==> flow/design.v <==
module INV_IP #(parameter IP_WIDTH = 6) (
    IN_1, IN_2,
    OUT_INV
);
input  [IP_WIDTH-1:0] IN_1, IN_2;
output [IP_WIDTH-1:0] OUT_INV;
parameter LOOP_IDX = 8;
genvar i;
reg [IP_WIDTH-1:0] old_r [0:LOOP_IDX-1];
reg [IP_WIDTH-1:0] r [0:LOOP_IDX-1];
reg [IP_WIDTH-1:0] q [0:LOOP_IDX-1];
reg signed [IP_WIDTH-1:0] old_t [0:LOOP_IDX-1];
reg [3:0] index [1:LOOP_IDX-1];
reg signed [IP_WIDTH-1:0] t [0:LOOP_IDX-1];
generate
for(i=0;i<LOOP_IDX;i=i+1) begin: loop_old_r
    always@(*) begin
        if(i==0) begin
            old_r[0] = (IN_1 > IN_2)? IN_1:IN_2;
        end
        else begin
            old_r[i] = r[i-1];        
        end
    end
end
endgenerate
generate
for(i=0;i<LOOP_IDX;i=i+1) begin: loop_r
    always@(*) begin
        if(i==0) begin
            r[0] = (IN_1 > IN_2)? IN_2:IN_1;
        end
        else begin
            if(r[i-1]!=0)
                r[i] = old_r[i-1] - q[i-1] * r[i-1];
            else
                r[i] = 0;
        end
    end
end
endgenerate
generate
for(i=0;i<LOOP_IDX;i=i+1) begin: loop_q
    always@(*) begin
        if(r[i]!=0)
            q[i] = old_r[i] / r[i];
        else
            q[i] = 0;
    end
end
endgenerate
generate
for(i=0;i<LOOP_IDX;i=i+1) begin: loop_old_t
    always@(*) begin
        if(i==0) begin
            old_t[0] = 0;    
        end
        else begin
            if(r[i-1]!=0) begin
                old_t[i] = t[i-1];
            end
            else
                old_t[i] = 0;
        end
    end
end
endgenerate
generate
for(i=1;i<LOOP_IDX;i=i+1) begin: loop_index
    always@(*) begin
            if(r[i-1]!=0) begin
                index[i] = i;
            end
            else
                index[i] = index[i-1];
    end
end
endgenerate
generate
for(i=0;i<LOOP_IDX;i=i+1) begin: loop_t
    always@(*) begin
        if(i==0) begin
            t[0] = 1;    
        end
        else begin
            if(r[i-1]!=0)
                t[i] = old_t[i-1] - q[i-1] * t[i-1];
            else
                t[i] = 0;
        end
    end
end
endgenerate
assign OUT_INV = (old_t[index[LOOP_IDX-1]][IP_WIDTH-1]==1)? old_t[index[LOOP_IDX-1]]+old_r[0]:old_t[index[LOOP_IDX-1]];
endmodule
module EC_TOP(
    clk, rst_n, in_valid,
    in_Px, in_Py, in_Qx, in_Qy, in_prime, in_a,
    out_valid, out_Rx, out_Ry
);
input clk, rst_n, in_valid;
input [6-1:0] in_Px, in_Py, in_Qx, in_Qy, in_prime, in_a;
output reg out_valid;
output reg [6-1:0] out_Rx, out_Ry;
localparam S_IDLE = 0;
localparam S_IN_DATA = 1;
localparam S_P_ADD = 2;
localparam S_P_DOU = 3;
localparam S_XR_YR = 4;
localparam S_OUT = 5;
parameter IP_WIDTH = 6;
reg [2:0] current_state, next_state;
reg [3:0] cnt_s_p;
reg [2:0] cnt_xr_yr;
reg [5:0] px_reg;
reg [5:0] py_reg;
reg [5:0] qx_reg;
reg [5:0] qy_reg;
reg [5:0] a_reg;
reg [5:0] prime_reg;
wire [5:0] p_sub_xp;
wire [5:0] p_sub_yp;
wire [5:0] p_sub_xq;
wire [5:0] p_sub_xr;
wire [6:0] xq_xp1;
wire [6:0] yq_yp1;
wire [7:0] xr_w;
wire [6:0] xp2_3_a;
reg [5:0] xr_reg ;
reg [5:0] s_reg;
reg [11:0] mod_in;
wire [5:0] mod_out;
reg [IP_WIDTH-1:0]  IN_2;
wire [IP_WIDTH-1:0] OUT_INV;
reg [5:0] yp2_ip;
wire [6:0] xp_xr1;
wire [11:0]mul_out;
reg [5:0] mul_in1, mul_in2;
wire [6:0] s_xp_xr1_yp1;
always@(posedge clk or negedge rst_n) begin
    if(!rst_n)
        current_state <= S_IDLE;
    else
        current_state <= next_state;
end
always@(*) begin
    case (current_state)
        S_IDLE:    next_state = in_valid? S_IN_DATA:S_IDLE;
        S_IN_DATA: next_state = (px_reg==qx_reg && py_reg==qy_reg)? S_P_DOU:S_P_ADD;
        S_P_ADD:   next_state = (cnt_s_p==4)? S_XR_YR:S_P_ADD;
        S_P_DOU:   next_state = (cnt_s_p==8)? S_XR_YR:S_P_DOU;
        S_XR_YR:   next_state = (cnt_xr_yr==6)? S_OUT:S_XR_YR;
        S_OUT:     next_state = S_IDLE;
        default: next_state = S_IDLE;
    endcase
end
always @(posedge clk or negedge rst_n) begin
    if (!rst_n) 
        cnt_s_p <= 0;    
    else begin
        if(current_state==S_P_ADD && cnt_s_p<=3)
            cnt_s_p <= cnt_s_p + 1;
        else if(current_state==S_P_DOU && cnt_s_p<=7)
            cnt_s_p <= cnt_s_p + 1;
        else
            cnt_s_p <= 0;
    end  
end
always @(posedge clk or negedge rst_n) begin
    if (!rst_n) 
        cnt_xr_yr <= 0;    
    else begin
        if(current_state==S_XR_YR && cnt_xr_yr<=5)
            cnt_xr_yr <= cnt_xr_yr + 1;
        else
            cnt_xr_yr <= 0;
    end  
end
always@(posedge clk or negedge rst_n) begin
    if(!rst_n) 
        px_reg <= 0;
    else begin
        if(in_valid)
            px_reg <= in_Px;
    end
end
always@(posedge clk or negedge rst_n) begin
    if(!rst_n) 
        py_reg <= 0;
    else begin
        if(in_valid)
            py_reg <= in_Py;
    end
end
always@(posedge clk or negedge rst_n) begin
    if(!rst_n) 
        qx_reg <= 0;
    else begin
        if(in_valid)
            qx_reg <= in_Qx;
    end
end
always@(posedge clk or negedge rst_n) begin
    if(!rst_n) 
        qy_reg <= 0;
    else begin
        if(in_valid)
            qy_reg <= in_Qy;
    end
end
always@(posedge clk or negedge rst_n) begin
    if(!rst_n) 
        a_reg <= 0;
    else begin
        if(in_valid)
            a_reg <= in_a;
    end
end
always@(posedge clk or negedge rst_n) begin
    if(!rst_n) 
        prime_reg <= 2;
    else begin
        if(in_valid)
            prime_reg <= in_prime;
    end
end
assign p_sub_xp = prime_reg - px_reg;
assign p_sub_yp = prime_reg - py_reg;
assign p_sub_xq = prime_reg - qx_reg;
assign p_sub_xr = prime_reg - mod_out;
assign xq_xp1 = qx_reg + p_sub_xp;    
assign yq_yp1 = qy_reg + p_sub_yp;    
assign xr_w = mod_out + p_sub_xp + p_sub_xq;  
assign xp_xr1 = px_reg + p_sub_xr;
assign s_xp_xr1_yp1 = mod_out + p_sub_yp;
assign xp2_3_a = mod_out + a_reg;
always@(posedge clk or negedge rst_n) begin
    if(!rst_n)
        s_reg <= 0;
    else begin
        if(current_state==S_P_ADD && cnt_s_p==4 || current_state==S_P_DOU && cnt_s_p==8)
            s_reg <= mod_out;
    end
end
always @(posedge clk or negedge rst_n) begin
    if (!rst_n) begin
       xr_reg <= 0;
    end
    else begin
        if(cnt_xr_yr==2) 
            xr_reg <= mod_out;
    end
end
always @(posedge clk or negedge rst_n) begin
    if(!rst_n)
        mod_in <= 0;
    else begin
        if(current_state==S_P_ADD) begin
            case(cnt_s_p)
                'd0: mod_in <= xq_xp1;
                'd1: mod_in <= yq_yp1;
                'd3: mod_in <= mul_out;
            endcase
        end
        else if(current_state==S_P_DOU) begin
            case(cnt_s_p)
                'd0: mod_in <= {py_reg, 1'b0};
                'd2: mod_in <= mul_out;
                'd4: mod_in <= mul_out;
                'd5: mod_in <= xp2_3_a;
                'd7: mod_in <= mul_out;
            endcase
        end
        else if(current_state==S_XR_YR) begin
             case(cnt_xr_yr)
                'd0: mod_in <= mul_out;
                'd1: mod_in <= xr_w;
                'd2: mod_in <= xp_xr1;
                'd4: mod_in <= mul_out;
                'd5: mod_in <= s_xp_xr1_yp1;
            endcase
        end
    end
end
assign mod_out = mod_in % prime_reg;
always@(posedge clk or negedge rst_n) begin
    if(!rst_n)
        IN_2 <= 0;
    else begin
        if((current_state==S_P_ADD || current_state==S_P_DOU) && cnt_s_p==1) begin
            IN_2 <= mod_out;
        end
    end
end
INV_IP #(.IP_WIDTH(IP_WIDTH)) I_INV_IP ( .IN_1(prime_reg), .IN_2(IN_2), . OUT_INV(OUT_INV));
always@(posedge clk or negedge rst_n) begin
    if(!rst_n) 
        yp2_ip <= 0;
    else begin
        if(current_state==S_P_DOU && cnt_s_p==2)
            yp2_ip <= OUT_INV;
    end
end
always @(posedge clk or negedge rst_n) begin
    if(!rst_n)
        mul_in1 <= 0;
    else begin
         if(current_state==S_P_ADD) begin
            case(cnt_s_p)
                'd2: mul_in1 <= mod_out;
                'd4: mul_in1 <= mod_out;
            endcase
        end
        else if(current_state==S_P_DOU) begin
            case(cnt_s_p)
                'd1: mul_in1 <= px_reg;
                'd3: mul_in1 <= 3;
                'd6: mul_in1 <= mod_out;
                'd8: mul_in1 <= mod_out;
            endcase
        end
        else if(current_state==S_XR_YR) begin
            case(cnt_xr_yr)
                'd3: mul_in1 <= s_reg;
            endcase
        end
    end
end
always @(posedge clk or negedge rst_n) begin
    if(!rst_n)
        mul_in2 <= 0;
    else begin
         if(current_state==S_P_ADD) begin
            case(cnt_s_p)
                'd2: mul_in2 <= OUT_INV;
                'd4: mul_in2 <= mod_out;
            endcase
        end
        else if(current_state==S_P_DOU) begin
            case(cnt_s_p)
                'd1: mul_in2 <= px_reg;
                'd3: mul_in2 <= mod_out;
                'd6: mul_in2 <= yp2_ip;
                'd8: mul_in2 <= mod_out;
            endcase
        end
        else if(current_state==S_XR_YR) begin
            case(cnt_xr_yr)
                'd3: mul_in2 <= mod_out;
            endcase
        end
    end
end
assign mul_out = mul_in1 * mul_in2;
always @(posedge clk or negedge rst_n) begin
    if(!rst_n)
        out_valid <= 0;
    else begin
        if(cnt_xr_yr==6)
            out_valid <= 1;
        else
            out_valid <= 0;
    end
end
always @(posedge clk or negedge rst_n) begin
    if(!rst_n)
        out_Rx <= 0;
    else begin
        if(cnt_xr_yr==6)
            out_Rx <= xr_reg;
        else
            out_Rx <= 0;
    end
end
always @(posedge clk or negedge rst_n) begin
    if(!rst_n)
        out_Ry <= 0;
    else begin
        if(cnt_xr_yr==6)
            out_Ry <= mod_out;
        else
            out_Ry <= 0;
    end
end
endmodule
[From RTL to reports: EC_TOP]
What the tools print for EC_TOP, step after step.
Lines are those of the file above, counted from 1.
Operators carry their Yosys type and port widths (W data, S select, Z words).
Not given: n/a
Set-up
  top: EC_TOP
  clock port: clk
  library: sky130hd
  corner: tt_025C_1v80

[Word-level counts]
Yosys after proc, flatten, opt, wreduce and memory -nomap, before mapping. Print and check cells are not counted.
Cells by class
  add/sub/neg operators: 26
  multipliers: 12
  divide/modulo/power cells: 7
  magnitude comparators: 4
  equal/unequal tests: 33
  shifts and indexed selects: 0
  muxes and demuxes: 66
  bitwise gates (word level): 0
  reduce/logical cells: 32
Operator list (count)
  $mul A6 B6 Y6: 11
  $mux W6: 38
  $div A6 B6 Y6: 6
  $sub A6 B6 Y6: 14
  $mod A12 B6 Y12: 1
  $mul A6 B6 Y12: 1
  $pmux W12 S3: 2
  $reduce_bool A6 Y1: 8
  $pmux W12 S4: 1
  $pmux W6 S8: 1
  $add A6 B6 Y7: 6
  $pmux W6 S3: 2
  $mux W12: 3
  $mux W3: 10
  $eq A3 B3 Y1 const B: 8
  $eq A3 B2 Y1 const B: 6
  $eq A4 B3 Y1 const B: 4
  $ne A5 B4 Y1 const B: 3
  $pmux W3 S5: 1
  $reduce_and A4 Y1: 3
  $eq A6 B6 Y1: 2
  $pmux W6 S2: 1
  $eq A3 B1 Y1 const B: 3
  $logic_not A3 Y1: 3
  $logic_and A1 B1 Y1: 8
  $reduce_or A2 Y1: 4
  $eq A4 B2 Y1 const B: 2
  $add A7 B6 Y8: 1
Not listed: further kinds 20, cells in them 27.
Storage and ports
  bits in registers: 107
  latch bits: 0
  bits in writable memories: 0
  ROM bits: 0
  word width x clocked read ports: 0
  memory cells: 0
  input bits: 39
  output and inout port bits: 13
  word-level cells: 199

[Longest topological paths]
Depth = most cells in a row (Yosys ltp): at word level without a register or memory, in the mapped netlist without a sequential cell, where the memories' decode and read muxes count.
Depth
  depth after elaboration: 40
  ABC_AREA: 0
  gate-level depth with buffers: 359
  depth with buffers taken out: 339

[Netlist]
Source: synth_stat.txt of the flow (Yosys; design flattened, memories mapped). It holds for the ABC_AREA given above (unset counts as 0); a run with the other value may have another netlist.
Cells by type
  sky130_fd_sc_hd__ha_1: count 416, total area 5.2E+03 µm²
  sky130_fd_sc_hd__dfrtp_1: count 108, total area 2.7E+03 µm²
  sky130_fd_sc_hd__fa_1: count 109, total area 2.18E+03 µm²
  sky130_fd_sc_hd__xnor2_1: count 151, total area 1.32E+03 µm²
  sky130_fd_sc_hd__nor2_1: count 299, total area 1.12E+03 µm²
  sky130_fd_sc_hd__inv_1: count 292, total area 1.1E+03 µm²
  sky130_fd_sc_hd__a21oi_1: count 190, total area 950.912 µm²
  sky130_fd_sc_hd__nand2_1: count 234, total area 878.342 µm²
  sky130_fd_sc_hd__o21ai_0: count 153, total area 765.734 µm²
  sky130_fd_sc_hd__xor2_1: count 87, total area 761.981 µm²
  sky130_fd_sc_hd__o21a_1: count 91, total area 683.155 µm²
  sky130_fd_sc_hd__a21o_1: count 86, total area 645.619 µm²
  sky130_fd_sc_hd__mux2_2: count 53, total area 596.822 µm²
  sky130_fd_sc_hd__nor3_1: count 109, total area 545.523 µm²
  sky130_fd_sc_hd__mux2i_1: count 51, total area 510.49 µm²
  sky130_fd_sc_hd__nand2b_1: count 61, total area 381.616 µm²
  sky130_fd_sc_hd__clkbuf_1: count 82, total area 307.795 µm²
  sky130_fd_sc_hd__nor2b_1: count 39, total area 243.984 µm²
Not listed: further types 82, cells in them 487.
Synthesis totals
  cells in the netlist: 3098
  synthesis area: 0.0246411 mm²
  area of sequential cells: 0.0027551 mm²
  flip-flops: 110
  buffer cells: 94
By module: a second synthesis without flattening, with its own total; a netlist apart from the flattened one above.
Unflattened totals
  cell total of the unflattened synthesis: 3256
  area (unflattened synthesis): 0.0257172 mm²
Rows give one instance, submodules left out.
By module
  INV_IP #(IP_WIDTH=6): times used 1, cells 1864, area 0.0138508 mm², sequential area 0 mm²
  EC_TOP: times used 1, cells 1392, area 0.0118664 mm², sequential area 0.0027551 mm²

[Timing after synthesis]
Path of least setup slack by OpenSTA after synthesis, without wires, with an ideal clock, recovery checks aside; 20% of the period is set as input and as output delay. Where synthesis merged equal registers, the netlist keeps one of their names.
Path after synthesis
  kind: register -> register
  start: reg prime_reg[0]
  end: reg mul_in2[5]
  clock period: 77000 ps
  setup time: 121 ps
  time at the first pin: 0 ps
  arrival time: 66744 ps
  required time: 76879 ps
  path slack: 10134 ps
  path delay: 66865 ps
  stages on the path: 339
  buffers on the path: 22
  period reached after synthesis: 66866 ps
"path delay" = arrival - input delay + setup time.
"stages on the path" counts driving pins, that of a launching flip-flop among them; a cell with two outputs on the path counts twice.
"period reached after synthesis" is the clock period less the worst setup slack; recovery checks do not enter. This is arithmetic on one report: input and output delays are still those of the set period (20% each).
The rows between start and end are the longest chain of elaborated cells between them; the timing report does not say that the signal goes this way. Where chains are equally long, one stands for them.
Each line given opens the expression or statement behind the cell; cells for indexed reads and writes are added by Yosys, which also makes memories of some case tables.
At most two assigning lines are given for a register; there are more.
Between the ends, after synthesis
  cells stage by stage: sky130_fd_sc_hd__dfrtp_1 > sky130_fd_sc_hd__clkbuf_1 > sky130_fd_sc_hd__clkinv_1 > sky130_fd_sc_hd__ha_1 > sky130_fd_sc_hd__nor2b_1 > sky130_fd_sc_hd__o2111ai_2 > sky130_fd_sc_hd__a31oi_2 > sky130_fd_sc_hd__buf_2 > sky130_fd_sc_hd__clkbuf_1 > sky130_fd_sc_hd__clkbuf_1 > sky130_fd_sc_hd__nor2_1 > sky130_fd_sc_hd__a21oi_1 > sky130_fd_sc_hd__ha_1 > sky130_fd_sc_hd__o21a_1 > sky130_fd_sc_hd__nor2_1 > sky130_fd_sc_hd__nor2_1 > sky130_fd_sc_hd__nor2_1 > sky130_fd_sc_hd__a21oi_1 > [303 not listed] > sky130_fd_sc_hd__ha_1 > sky130_fd_sc_hd__o41a_1 > sky130_fd_sc_hd__xnor3_1 > sky130_fd_sc_hd__xnor2_1 > sky130_fd_sc_hd__and3_1 > sky130_fd_sc_hd__o2111ai_2 > sky130_fd_sc_hd__buf_6 > sky130_fd_sc_hd__mux2i_1 > sky130_fd_sc_hd__a21oi_1 > sky130_fd_sc_hd__inv_1 > sky130_fd_sc_hd__ha_1 > sky130_fd_sc_hd__a21o_1 > sky130_fd_sc_hd__a21oi_1 > sky130_fd_sc_hd__o21bai_1 > sky130_fd_sc_hd__a21oi_1 > sky130_fd_sc_hd__xor2_1 > sky130_fd_sc_hd__nor3b_1 > sky130_fd_sc_hd__o22a_1
  cells in the longest elaborated chain: 40
  elaborated cells between the ends (all ways): 89
  those cells by class: add/sub: 13; mul: 11; div: 7; compare: 1; eq/ne: 7; mux: 42; reduce/logical: 8
Ends and longest elaborated chain, after synthesis
  start, declared: line 120  | reg [5:0] prime_reg;
  start, assigned: line 221  | prime_reg <= 2;
  start, assigned: line 224  | prime_reg <= in_prime;
  $gt A6 B6 Y1: line 19  | old_r[0] = (IN_1 > IN_2)? IN_1:IN_2;
  $mux W6: line 19
  $div A6 B6 Y6: line 46  | q[i] = old_r[i] / r[i];
  $mux W6: line 45  | if(r[i]!=0)
  $mul A6 B6 Y6: line 35  | r[i] = old_r[i-1] - q[i-1] * r[i-1];
  $sub A6 B6 Y6: line 35
  $mux W6: line 34  | if(r[i-1]!=0)
  [26 not listed]
  $mux W3: line 71  | if(r[i-1]!=0) begin
  $eq A3 B3 Y1: line 94  | assign OUT_INV = (old_t[index[LOOP_IDX-1]][IP_WIDTH-1]==1)? old_t[index[LOOP_IDX-1]]+old_r[0]:old_t[index[LOOP ...
  $pmux W6 S8: line 94
  $add A6 B6 Y6: line 94
  $mux W6: line 94
  $pmux W6 S2: line 334  | case(cnt_s_p)
  $mux W6: line 333  | if(current_state==S_P_ADD) begin
  end, assigned: line 336  | 'd4: mul_in2 <= mod_out;
  end, assigned: line 341  | 'd1: mul_in2 <= px_reg;
  end, declared: line 138  | reg [5:0] mul_in1, mul_in2;

[Timing after layout]
From the final timing report of stored run 1: the path of least setup slack in the routed layout; clock arrival at registers is part of the times.
The report prints the path's times to 10 ps; the period is as set.
Path after layout
  kind: register -> register
  start: reg prime_reg[0]
  end: reg mul_in2[5]
  clock period: 95600 ps
  setup time: 60 ps
  time at the first pin: 360 ps
  arrival time: 81920 ps
  required time: 95910 ps
  path slack: 13990 ps
  stages on the path: 347
  buffers on the path: 26
The rows between start and end are the longest chain of elaborated cells between them; the timing report does not say that the signal goes this way. Where chains are equally long, one stands for them.
At most two assigning lines are given for a register; there are more.
Between the ends, after layout
  cells stage by stage: sky130_fd_sc_hd__dfrtp_1 > sky130_fd_sc_hd__clkbuf_1 > sky130_fd_sc_hd__clkinv_1 > sky130_fd_sc_hd__buf_16 > sky130_fd_sc_hd__ha_1 > sky130_fd_sc_hd__nor2b_1 > sky130_fd_sc_hd__o2111ai_2 > sky130_fd_sc_hd__a31oi_2 > sky130_fd_sc_hd__buf_2 > sky130_fd_sc_hd__clkbuf_1 > sky130_fd_sc_hd__clkbuf_1 > sky130_fd_sc_hd__nor2_1 > sky130_fd_sc_hd__a21oi_1 > sky130_fd_sc_hd__ha_1 > sky130_fd_sc_hd__o21a_1 > sky130_fd_sc_hd__nor2_1 > sky130_fd_sc_hd__nor2_1 > sky130_fd_sc_hd__nor2_1 > [311 not listed] > sky130_fd_sc_hd__ha_1 > sky130_fd_sc_hd__o41a_1 > sky130_fd_sc_hd__xnor3_1 > sky130_fd_sc_hd__xnor2_1 > sky130_fd_sc_hd__and3_1 > sky130_fd_sc_hd__o2111ai_2 > sky130_fd_sc_hd__buf_6 > sky130_fd_sc_hd__mux2i_1 > sky130_fd_sc_hd__a21oi_1 > sky130_fd_sc_hd__inv_1 > sky130_fd_sc_hd__ha_1 > sky130_fd_sc_hd__a21o_1 > sky130_fd_sc_hd__a21oi_1 > sky130_fd_sc_hd__o21bai_1 > sky130_fd_sc_hd__a21oi_1 > sky130_fd_sc_hd__xor2_1 > sky130_fd_sc_hd__nor3b_1 > sky130_fd_sc_hd__o22a_1
  cells in the longest elaborated chain: 40
  elaborated cells between the ends (all ways): 89
  those cells by class: add/sub: 13; mul: 11; div: 7; compare: 1; eq/ne: 7; mux: 42; reduce/logical: 8
Ends and longest elaborated chain, after layout
  start, declared: line 120  | reg [5:0] prime_reg;
  start, assigned: line 221  | prime_reg <= 2;
  start, assigned: line 224  | prime_reg <= in_prime;
  $gt A6 B6 Y1: line 19  | old_r[0] = (IN_1 > IN_2)? IN_1:IN_2;
  $mux W6: line 19
  $div A6 B6 Y6: line 46  | q[i] = old_r[i] / r[i];
  $mux W6: line 45  | if(r[i]!=0)
  $mul A6 B6 Y6: line 35  | r[i] = old_r[i-1] - q[i-1] * r[i-1];
  $sub A6 B6 Y6: line 35
  $mux W6: line 34  | if(r[i-1]!=0)
  [26 not listed]
  $mux W3: line 71  | if(r[i-1]!=0) begin
  $eq A3 B3 Y1: line 94  | assign OUT_INV = (old_t[index[LOOP_IDX-1]][IP_WIDTH-1]==1)? old_t[index[LOOP_IDX-1]]+old_r[0]:old_t[index[LOOP ...
  $pmux W6 S8: line 94
  $add A6 B6 Y6: line 94
  $mux W6: line 94
  $pmux W6 S2: line 334  | case(cnt_s_p)
  $mux W6: line 333  | if(current_state==S_P_ADD) begin
  end, assigned: line 336  | 'd4: mul_in2 <= mod_out;
  end, assigned: line 341  | 'd1: mul_in2 <= px_reg;
  end, declared: line 138  | reg [5:0] mul_in1, mul_in2;

Data sheet: physical implementation of EC_TOP

Flow measurements of EC_TOP on sky130hd: 3 stored runs with different settings, listed in no order. Input and output delays are each 20% of the period that was set; the output load is 0.01 pF.
"achieved clock period" is the run's clock period less its worst setup slack. It is reckoned from that one timing run; input and output delays stay at 20% of the period that was set.
"worst setup path time": the worst setup path's part of the clock period (all of it between registers, 20% less for each end at a port) less its slack. A launch clock that arrives late makes it longer, a capture clock that arrives late makes it shorter.
"worst setup path time" is known to 10 ps.

Stored run 1
==> flow/run.sh <==
#!/bin/bash
# the make line also repeats the synthesis and layout settings of config.mk as NAME=value (left out here)
make -C /OpenROAD-flow-scripts/flow DESIGN_CONFIG=/design/flow/config.mk WORK_HOME=/design/flow/orfs CLKGATE_MAP_FILE= finish
==> flow/config.mk <==
export PLATFORM = sky130hd
export DESIGN_NAME = EC_TOP
export DESIGN_NICKNAME = EC_TOP
export VERILOG_FILES = /design/flow/design.v
export SDC_FILE = /design/flow/constraint.sdc
export NUM_CORES = 4
export LEC_CHECK = 0
export CAP_MARGIN = 40
export CORE_MARGIN = 3
export CORE_UTILIZATION = 29
export CTS_CLUSTER_SIZE = 76
export GPL_TIMING_DRIVEN = 0
export HOLD_SLACK_MARGIN = 0.26
export PLACE_DENSITY = 0.88
export SETUP_SLACK_MARGIN = 5.0
export SLEW_MARGIN = 20
export TNS_END_PERCENT = 60
==> flow/constraint.sdc <==
create_clock -name core_clock -period 95.6 [get_ports {clk}]
set_input_delay 19.1200 -clock core_clock [delete_from_list [all_inputs] [get_ports {clk}]]
set_output_delay 19.1200 -clock core_clock [all_outputs]
set_load 0.01 [all_outputs]

==> results of stored run 1 <==
chip area after synthesis (Yosys): 0.0246411 mm²
die area: 0.0885033 mm²
standard-cell area of the final layout: 0.0270384 mm²
utilization: 0.322
worst setup slack after layout: 13991 ps
total negative slack: 0 ps
worst hold slack: 453 ps
achieved clock period: 81609 ps
worst setup path time: 81610 ps
worst setup path kind: register -> register

Stored run 2
==> flow/run.sh <==
#!/bin/bash
# the make line also repeats the synthesis and layout settings of config.mk as NAME=value (left out here)
make -C /OpenROAD-flow-scripts/flow DESIGN_CONFIG=/design/flow/config.mk WORK_HOME=/design/flow/orfs CLKGATE_MAP_FILE= finish
==> flow/config.mk <==
export PLATFORM = sky130hd
export DESIGN_NAME = EC_TOP
export DESIGN_NICKNAME = EC_TOP
export VERILOG_FILES = /design/flow/design.v
export SDC_FILE = /design/flow/constraint.sdc
export NUM_CORES = 4
export LEC_CHECK = 0
export CAP_MARGIN = 20
export CELL_PAD_IN_SITES_DETAIL_PLACEMENT = 0
export CELL_PAD_IN_SITES_GLOBAL_PLACEMENT = 1
export CORE_ASPECT_RATIO = 1.26
export CORE_MARGIN = 2
export CORE_UTILIZATION = 52
export CTS_CLUSTER_DIAMETER = 153
export GPL_ROUTABILITY_DRIVEN = 1
export MIN_ROUTING_LAYER = met1
export PLACE_DENSITY_LB_ADDON = 0.27
export SETUP_SLACK_MARGIN = 5.0
export SLEW_MARGIN = 20
export TNS_END_PERCENT = 35
==> flow/constraint.sdc <==
create_clock -name core_clock -period 127.0 [get_ports {clk}]
set_input_delay 25.4000 -clock core_clock [delete_from_list [all_inputs] [get_ports {clk}]]
set_output_delay 25.4000 -clock core_clock [all_outputs]
set_load 0.01 [all_outputs]

==> results of stored run 2 <==
chip area after synthesis (Yosys): 0.0246411 mm²
die area: 0.0491559 mm²
standard-cell area of the final layout: 0.0260713 mm²
utilization: 0.557
worst setup slack after layout: 52195 ps
total negative slack: 0 ps
worst hold slack: 476 ps
achieved clock period: 74805 ps
worst setup path time: 74800 ps
worst setup path kind: register -> register

Stored run 3
==> flow/run.sh <==
#!/bin/bash
# the make line also repeats the synthesis and layout settings of config.mk as NAME=value (left out here)
make -C /OpenROAD-flow-scripts/flow DESIGN_CONFIG=/design/flow/config.mk WORK_HOME=/design/flow/orfs CLKGATE_MAP_FILE= finish
==> flow/config.mk <==
export PLATFORM = sky130hd
export DESIGN_NAME = EC_TOP
export DESIGN_NICKNAME = EC_TOP
export VERILOG_FILES = /design/flow/design.v
export SDC_FILE = /design/flow/constraint.sdc
export NUM_CORES = 4
export LEC_CHECK = 0
export CAP_MARGIN = 20
export CORE_MARGIN = 2
export CORE_UTILIZATION = 40
export SLEW_MARGIN = 20
==> flow/constraint.sdc <==
create_clock -name core_clock -period 70.2 [get_ports {clk}]
set_input_delay 14.0400 -clock core_clock [delete_from_list [all_inputs] [get_ports {clk}]]
set_output_delay 14.0400 -clock core_clock [all_outputs]
set_load 0.01 [all_outputs]

==> results of stored run 3 <==
chip area after synthesis (Yosys): 0.0246411 mm²
die area: 0.0636048 mm²
standard-cell area of the final layout: 0.0267869 mm²
utilization: 0.442
worst setup slack after layout: 4906 ps
total negative slack: 0 ps
worst hold slack: 432 ps
achieved clock period: 65294 ps
worst setup path time: 65290 ps
worst setup path kind: register -> register
